==> flow/design.v <==
module band_scale(POT, audio, scaled, rst_n, clk);
input rst_n, clk;
input [11:0]POT;
input signed [15:0]audio;
output [15:0]scaled;
logic [23:0]potSq;
logic signed [12:0]signedPot; 
logic signed [28:0]FIRscaled; 
logic flagPos, flagNeg, upperZero, upperOnes;
logic [23:0] potSq_q1;
assign potSq = POT*POT;
always_ff @(posedge clk, negedge rst_n) begin
  if (!rst_n)
    potSq_q1 <= '0;
  else
    potSq_q1 <= potSq;
end
assign signedPot = {1'b0, potSq_q1[23:12]};
assign FIRscaled = signedPot * audio;
assign upperZero = !(FIRscaled[27] && FIRscaled[26] && FIRscaled[25]);
assign upperOnes = FIRscaled[27] || FIRscaled[26] || FIRscaled[25];
assign flagNeg = (FIRscaled[28] && upperZero);
assign flagPos = (!FIRscaled[28] && upperOnes);
assign scaled = flagNeg ? 16'h8000 :
		flagPos ? 16'h7FFF : 
		FIRscaled[25:10];
endmodule
module EQ_Engine(clk, rst_n, lft_lp_out, rght_lp_out, lft_b1_out, rght_b1_out, lft_b2_out, rght_b2_out, lft_b3_out, rght_b3_out, lft_hp_out, rght_hp_out, aud_out_lft, aud_out_rght, POT_LP, POT_B1, POT_B2, POT_B3, POT_HP, VOL_POT);
input clk, rst_n;
input [11:0] POT_LP, POT_B1, POT_B2, POT_B3, POT_HP, VOL_POT;
input signed [15:0] lft_lp_out, rght_lp_out, lft_b1_out, rght_b1_out, lft_b2_out, rght_b2_out, lft_b3_out, rght_b3_out, lft_hp_out, rght_hp_out;
output [15:0] aud_out_lft, aud_out_rght;
logic signed [15:0] scaled_lp_lft, scaled_b1_lft, scaled_b2_lft, scaled_b3_lft, scaled_hp_lft, scaled_lp_rght, scaled_b1_rght, scaled_b2_rght, scaled_b3_rght, scaled_hp_rght;
logic signed [15:0] scaled_lp_lft_ff, scaled_b1_lft_ff, scaled_b2_lft_ff, scaled_b3_lft_ff, scaled_hp_lft_ff, scaled_lp_rght_ff, scaled_b1_rght_ff, scaled_b2_rght_ff, scaled_b3_rght_ff, scaled_hp_rght_ff;
logic signed [15:0] band_scale_sum_lft_ff, band_scale_sum_rght_ff, band_scale_sum_rght, band_scale_sum_lft;
logic signed [28:0] aud_out_mult_lft, aud_out_mult_rght;
band_scale bsleftlp(.POT(POT_LP), .audio(lft_lp_out), .scaled(scaled_lp_lft_ff), .clk(clk), .rst_n(rst_n));
band_scale bsleftb1(.POT(POT_B1), .audio(lft_b1_out), .scaled(scaled_b1_lft_ff), .clk(clk), .rst_n(rst_n));
band_scale bsleftb2(.POT(POT_B2), .audio(lft_b2_out), .scaled(scaled_b2_lft_ff), .clk(clk), .rst_n(rst_n));
band_scale bsleftb3(.POT(POT_B3), .audio(lft_b3_out), .scaled(scaled_b3_lft_ff), .clk(clk), .rst_n(rst_n));
band_scale bslefthp(.POT(POT_HP), .audio(lft_hp_out), .scaled(scaled_hp_lft_ff), .clk(clk), .rst_n(rst_n));
assign band_scale_sum_lft_ff = (scaled_lp_lft + scaled_b1_lft + scaled_b2_lft + scaled_b3_lft + scaled_hp_lft);
assign aud_out_mult_lft = (band_scale_sum_lft * $signed({1'b0, VOL_POT}));
assign aud_out_lft = aud_out_mult_lft [27:12];
band_scale bsrightlp(.POT(POT_LP), .audio(rght_lp_out), .scaled(scaled_lp_rght_ff), .clk(clk), .rst_n(rst_n));
band_scale bsrightb1(.POT(POT_B1), .audio(rght_b1_out), .scaled(scaled_b1_rght_ff), .clk(clk), .rst_n(rst_n));
band_scale bsrightb2(.POT(POT_B2), .audio(rght_b2_out), .scaled(scaled_b2_rght_ff), .clk(clk), .rst_n(rst_n));
band_scale bsrightb3(.POT(POT_B3), .audio(rght_b3_out), .scaled(scaled_b3_rght_ff), .clk(clk), .rst_n(rst_n));
band_scale bsrighthp(.POT(POT_HP), .audio(rght_hp_out), .scaled(scaled_hp_rght_ff), .clk(clk), .rst_n(rst_n));
assign band_scale_sum_rght_ff = (scaled_lp_rght + scaled_b1_rght + scaled_b2_rght + scaled_b3_rght + scaled_hp_rght);
assign aud_out_mult_rght = (band_scale_sum_rght * $signed({1'b0, VOL_POT}));
assign aud_out_rght = aud_out_mult_rght [27:12];
always_ff @(posedge clk, negedge rst_n) begin
  if (!rst_n) begin
    scaled_lp_lft <= '0;
    scaled_b1_lft <= '0;
    scaled_b2_lft <= '0;
    scaled_b3_lft <= '0;
    scaled_hp_lft <= '0;
    scaled_lp_rght <= '0;
    scaled_b1_rght <= '0;
    scaled_b2_rght <= '0;
    scaled_b3_rght <= '0;
    scaled_hp_rght <= '0;
  end
  else begin
    scaled_lp_lft <= scaled_lp_lft_ff;
    scaled_b1_lft <= scaled_b1_lft_ff;
    scaled_b2_lft <= scaled_b2_lft_ff;
    scaled_b3_lft <= scaled_b3_lft_ff;
    scaled_hp_lft <= scaled_hp_lft_ff;
    scaled_lp_rght <= scaled_lp_rght_ff;
    scaled_b1_rght <= scaled_b1_rght_ff;
    scaled_b2_rght <= scaled_b2_rght_ff;
    scaled_b3_rght <= scaled_b3_rght_ff;
    scaled_hp_rght <= scaled_hp_rght_ff;
  end
end
always_ff @(posedge clk, negedge rst_n) begin
  if (!rst_n) begin
    band_scale_sum_lft <= '0;
    band_scale_sum_rght <= '0;
  end
  else begin
    band_scale_sum_lft <= band_scale_sum_lft_ff;
    band_scale_sum_rght <= band_scale_sum_rght_ff;
  end
end
endmodule
Appendix: tool output

Reports on EQ_Engine. Tool output for the design above before and after an edit, in the order of the flow. Lines under "original" count in the file above, lines under "edited" in the edited file. "change" is "edited" less "original", of the values as shown. Operators: Yosys type, input widths -> output width; for muxes data width and select width s. Library cell names are shortened. The mark - stands for no value.

Top: EQ_Engine. Clock input: clk. Cell library: sky130hd. Library corner: tt_025C_1v80.

The edit. The edit as a unified diff against the file above. A script made this edit. It changes what the design does and was not meant as an optimisation.

```diff
@@ -4,5 +4,5 @@
 input signed [15:0]audio;
 output [15:0]scaled;
-logic [23:0]potSq;
+logic [22:0]potSq;
 logic signed [12:0]signedPot; 
 logic signed [28:0]FIRscaled; 
```

After elaboration. Counts by Yosys on the flattened word-level netlist (proc, flatten, opt, wreduce; memories kept). Register bits leave out memories and registers merged into their read ports (data or address); mux counts leave out enables and synchronous resets folded into registers. Print and check cells are left out. Cells with the same type and inputs are merged into one.

Word-level totals: RAM bits (original 0, edited 0, change 0); word width x clocked read ports (original 0, edited 0, change 0); bits of input ports (original 234, edited 234, change 0); register bits after elaboration (original 312, edited 307, change -5); memories (original 0, edited 0, change 0); bits in latches (original 0, edited 0, change 0); ROM bits (original 0, edited 0, change 0).

Operators by class: order comparisons (original 0, edited 0, change 0); equal/unequal tests (original 0, edited 0, change 0); multiplexer cells (original 20, edited 20, change 0); div/mod/pow operators (original 0, edited 0, change 0); bitwise logic cells (original 0, edited 0, change 0); shift-type cells (original 0, edited 0, change 0); multipliers (original 17, edited 17, change 0); reductions and logical operators (original 80, edited 80, change 0); add/sub/neg operators (original 8, edited 8, change 0).

Operators with widths: $mul 13x16->29 (original 10, edited 0, change -10); $mul 12x16->28 (original 0, edited 10, change +10); $mul 12x12->24 (original 5, edited 0, change -5); $mul 12x12->23 (original 0, edited 5, change +5); $logic_and 1x1->1 (original 40, edited 40, change 0); $logic_not 1->1 (original 20, edited 20, change 0); $logic_or 1x1->1 (original 20, edited 20, change 0); $mux 16 (original 20, edited 20, change 0); $add 16x16->16 (original 8, edited 8, change 0); $mul 16x13->28 (original 2, edited 2, change 0).

Logic depth. Longest topological path by Yosys (ltp), each cell counted once; first at word level (registers and memories cut), then after technology mapping (sequential cells cut; the memories' decode and read muxes count).

Logic depth: word-level depth (original 6, edited 6, change 0); ABC_AREA (original 0, edited 0); depth in mapped cells (original 27, edited 25, change -2); depth with buffers taken out (original 24, edited 23, change -1).

Netlist. Yosys stat after the flow's synthesis: flattened, memories mapped to cells. It holds for the ABC_AREA given above (unset counts as 0); a run with the other value may have another netlist.

Mapped netlist: area of sequential cells (um^2) (original 6306.0, edited 6180.9, change -125.1); mapped cells (original 12052, edited 11432, change -620); flip-flops (original 252, edited 247, change -5); buffers (original 481, edited 468, change -13); chip area (Yosys) (um^2) (original 110165.7, edited 103342.9, change -6822.8).

Cells by type: and2_1 (original 1377, edited 880, change -497); nand2_1 (original 1308, edited 1632, change +324); fa_1 (original 2591, edited 2421, change -170); inv_1 (original 3311, edited 3149, change -162); ha_1 (original 1062, edited 1007, change -55); clkbuf_1 (original 473, edited 430, change -43); o21a_1 (original 145, edited 167, change +22); nor2_1 (original 261, edited 246, change -15); nor2b_1 (original 57, edited 42, change -15); a21o_1 (original 61, edited 48, change -13); buf_1 (original 3, edited 16, change +13); a31oi_1 (original 18, edited 7, change -11); buf_2 (original 4, edited 15, change +11); nand4_1 (original 31, edited 21, change -10); or3_1 (original 21, edited 12, change -9); xnor2_1 (original 262, edited 270, change +8); a21oi_1 (original 212, edited 219, change +7); o21ai_0 (original 98, edited 105, change +7).

Not every row of either side is listed. By module: a second synthesis without flattening, with its own total; a netlist apart from the flattened one above.

Unflattened totals: cell total of the unflattened synthesis (original 14599, edited 13746, change -853); area (unflattened synthesis) (um^2) (original 133797.1, edited 125475.3, change -8321.8).

Each row is one instance without its submodules.

Modules, original: band_scale (cells 1261, times used 10, area 11233.3 um^2); EQ_Engine (cells 1989, times used 1, area 21464.3 um^2).

Modules, edited: band_scale (cells 1172, times used 10, area 10396.2 um^2); EQ_Engine (cells 2026, times used 1, area 21513.1 um^2).

Path before layout. Path of least setup slack by OpenSTA after synthesis, without wires, with an ideal clock, recovery checks aside; 20% of the period is set as input and as output delay. Where synthesis merged equal registers, the netlist keeps one of their names.

Path post-synthesis: path kind (original in2out, edited in2out); start (original in VOL_POT[1], edited in VOL_POT[1]); end (original out aud_out_rght[15], edited out aud_out_rght[15]); launch time at the first pin (ns) (original 2.400, edited 2.400, change 0.000); path buffers (original 2, edited 1, change -1); data arrival time (ns) (original 8.031, edited 7.743, change -0.288); input delay (ns) (original 2.400, edited 2.400, change 0.000); setup slack (ns) (original 1.569, edited 1.857, change +0.288); path delay (ns) (original 5.631, edited 5.343, change -0.288); external output delay (ns) (original 2.400, edited 2.400, change 0.000); stages on the path (original 22, edited 20, change -2); period (ns) (original 12.0, edited 12.0, change 0.0); synthesis period reached (ns) (original 10.431, edited 10.143, change -0.288).

"path delay" is the arrival time less input delay plus setup time. At an output port there is no setup time. "stages on the path": output pins that drive a net of the path, with the launching flip-flop's if there is one; two outputs of one cell count as two. "synthesis period reached" is the clock period less the worst setup slack; recovery checks do not enter. This is arithmetic on one report: input and output delays are still those of the set period (20% each). Between the ends stands the longest chain of elaborated cells between them, by number of cells; it is not shown to be the way that was timed. Of several equally long chains one is given. Each line given opens the expression or statement behind the cell; cells for indexed reads and writes are added by Yosys, which also makes memories of some case tables.

Between the ends, post-synthesis, original:
Path through: clkbuf_1 > clkbuf_1 > nand2_1 > fa_1 > inv_1 > fa_1 > fa_1 > inv_1 > fa_1 > inv_1 > fa_1 > ha_1 > nand4_1 > a2111oi_0 > nor3_1 > or4_1 > nand3_1 > o41ai_1 > o21ai_0 > o21a_1 > nor2_1 > xnor2_1. For cells in the longest elaborated chain the number is 1.

Ends and longest elaborated chain, post-synthesis, original: start, declared (RTL line 30) `input [11:0] POT_LP, POT_B1, POT_B2, POT_B3, POT_HP, VOL_POT;`; $mul 16x13->28 (RTL line 51) `assign aud_out_mult_rght = (band_scale_sum_rght * $signed({1'b0, VOL_POT}));`; end, declared (RTL line 32) `output [15:0] aud_out_lft, aud_out_rght;`.

Between the ends, post-synthesis, edited:
Path through: clkbuf_1 > nand2_1 > fa_1 > inv_1 > fa_1 > fa_1 > inv_1 > fa_1 > inv_1 > fa_1 > ha_1 > nand4_1 > nor4bb_1 > o21ai_0 > a21oi_1 > o2111a_1 > nor2_1 > a2111oi_0 > o21ai_0 > a31oi_1. For cells in the longest elaborated chain the number is 1.

Ends and longest elaborated chain, post-synthesis, edited: start, declared (RTL line 30) `input [11:0] POT_LP, POT_B1, POT_B2, POT_B3, POT_HP, VOL_POT;`; $mul 16x13->28 (RTL line 51) `assign aud_out_mult_rght = (band_scale_sum_rght * $signed({1'b0, VOL_POT}));`; end, declared (RTL line 32) `output [15:0] aud_out_lft, aud_out_rght;`.

Path in the finished layout. From the final timing report of each run of pair A: the path of least setup slack in the routed layout; clock arrival at registers is part of the times.

Path post-layout: path kind (original in2out, edited in2out); start (original in VOL_POT[7], edited in VOL_POT[4]); end (original out aud_out_rght[15], edited out aud_out_rght[15]); path buffers (original 3, edited 4, change +1); input delay (ns) (original 2.40, edited 2.40, change 0.00); period (ns) (original 12.0, edited 12.0, change 0.0); setup slack (ns) (original 0.46, edited 0.37, change -0.09); launch time at the first pin (ns) (original 2.40, edited 2.40, change 0.00); data arrival time (ns) (original 9.14, edited 9.23, change +0.09); external output delay (ns) (original 2.40, edited 2.40, change 0.00); stages on the path (original 23, edited 23, change 0).

Between the ends stands the longest chain of elaborated cells between them, by number of cells; it is not shown to be the way that was timed. Of several equally long chains one is given.

Between the ends, post-layout, original:
Path through: clkdlybuf4s50_1 > nand2_1 > fa_1 > fa_1 > inv_1 > fa_1 > inv_1 > fa_1 > inv_1 > fa_1 > ha_1 > nand4_1 > a2111oi_0 > buf_4 > nor3_1 > or4_1 > nand3_1 > o41ai_2 > o21ai_0 > o21a_1 > nor2_1 > xnor2_1 > clkdlybuf4s50_1. For cells in the longest elaborated chain the number is 1.

Ends and longest elaborated chain, post-layout, original: start, declared (RTL line 30) `input [11:0] POT_LP, POT_B1, POT_B2, POT_B3, POT_HP, VOL_POT;`; $mul 16x13->28 (RTL line 51) `assign aud_out_mult_rght = (band_scale_sum_rght * $signed({1'b0, VOL_POT}));`; end, declared (RTL line 32) `output [15:0] aud_out_lft, aud_out_rght;`.

Between the ends, post-layout, edited:
Path through: clkdlybuf4s50_1 > buf_4 > nand2_1 > fa_1 > fa_1 > inv_1 > fa_1 > inv_1 > fa_1 > inv_1 > fa_1 > ha_1 > nand4_1 > nor4bb_1 > buf_4 > o21ai_0 > a21oi_1 > o2111a_1 > nor2_1 > a2111oi_1 > o21ai_0 > a31oi_1 > clkdlybuf4s50_1. For cells in the longest elaborated chain the number is 1.

Ends and longest elaborated chain, post-layout, edited: start, declared (RTL line 30) `input [11:0] POT_LP, POT_B1, POT_B2, POT_B3, POT_HP, VOL_POT;`; $mul 16x13->28 (RTL line 51) `assign aud_out_mult_rght = (band_scale_sum_rght * $signed({1'b0, VOL_POT}));`; end, declared (RTL line 32) `output [15:0] aud_out_lft, aud_out_rght;`.

Layout results. Runs of the flow (Yosys, OpenROAD) on both versions; the two runs of a pair have the same settings. The constraints put input and output delay at 20% of the set period each and load the outputs with 0.01 pF.

Flow settings, pair A:
CORE_UTILIZATION: 45. Under PLACE_DENSITY stands 0.6. The entry for period_ns reads 12.0. The entry for CAP_MARGIN reads 20. The entry for CORE_MARGIN reads 2. Under SLEW_MARGIN stands 20.

Final reports, pair A: achieved clock period (ns) (original 11.539, edited 11.627, change +0.088); worst slack on setup checks (ns) (original 0.461, edited 0.373, change -0.088); total die area (um^2) (original 248786.0, edited 233502.0, change -15284.0); standard-cell area of the final layout (um^2) (original 116806.0, edited 109738.0, change -7068.0); post-synthesis cell area (um^2) (original 110165.7, edited 103342.9, change -6822.8); worst hold slack in the final report (ns) (original 0.631, edited 0.488, change -0.143).

Flow settings, pair B:
The entry for CAP_MARGIN reads 15. Under CELL_PAD_IN_SITES_DETAIL_PLACEMENT stands 0. For CELL_PAD_IN_SITES_GLOBAL_PLACEMENT the number is 0. CORE_ASPECT_RATIO: 1.68. CORE_UTILIZATION: 53. For GPL_ROUTABILITY_DRIVEN the number is 1. GPL_TIMING_DRIVEN: 0. Under PLACE_DENSITY stands 0.87. The entry for period_ns reads 6.43. The entry for CORE_MARGIN reads 2. Under SLEW_MARGIN stands 20.

Final reports, pair B: achieved clock period (ns) (original 8.342, edited 8.259, change -0.083); worst slack on setup checks (ns) (original -1.912, edited -1.829, change +0.083); total die area (um^2) (original 211645.0, edited 198653.0, change -12992.0); standard-cell area of the final layout (um^2) (original 128557.0, edited 119132.0, change -9425.0); post-synthesis cell area (um^2) (original 110165.7, edited 103342.9, change -6822.8).

"achieved clock period": clock period set for the run, less the worst setup slack. It is reckoned from that one timing run; input and output delays stay at 20% of the period that was set.
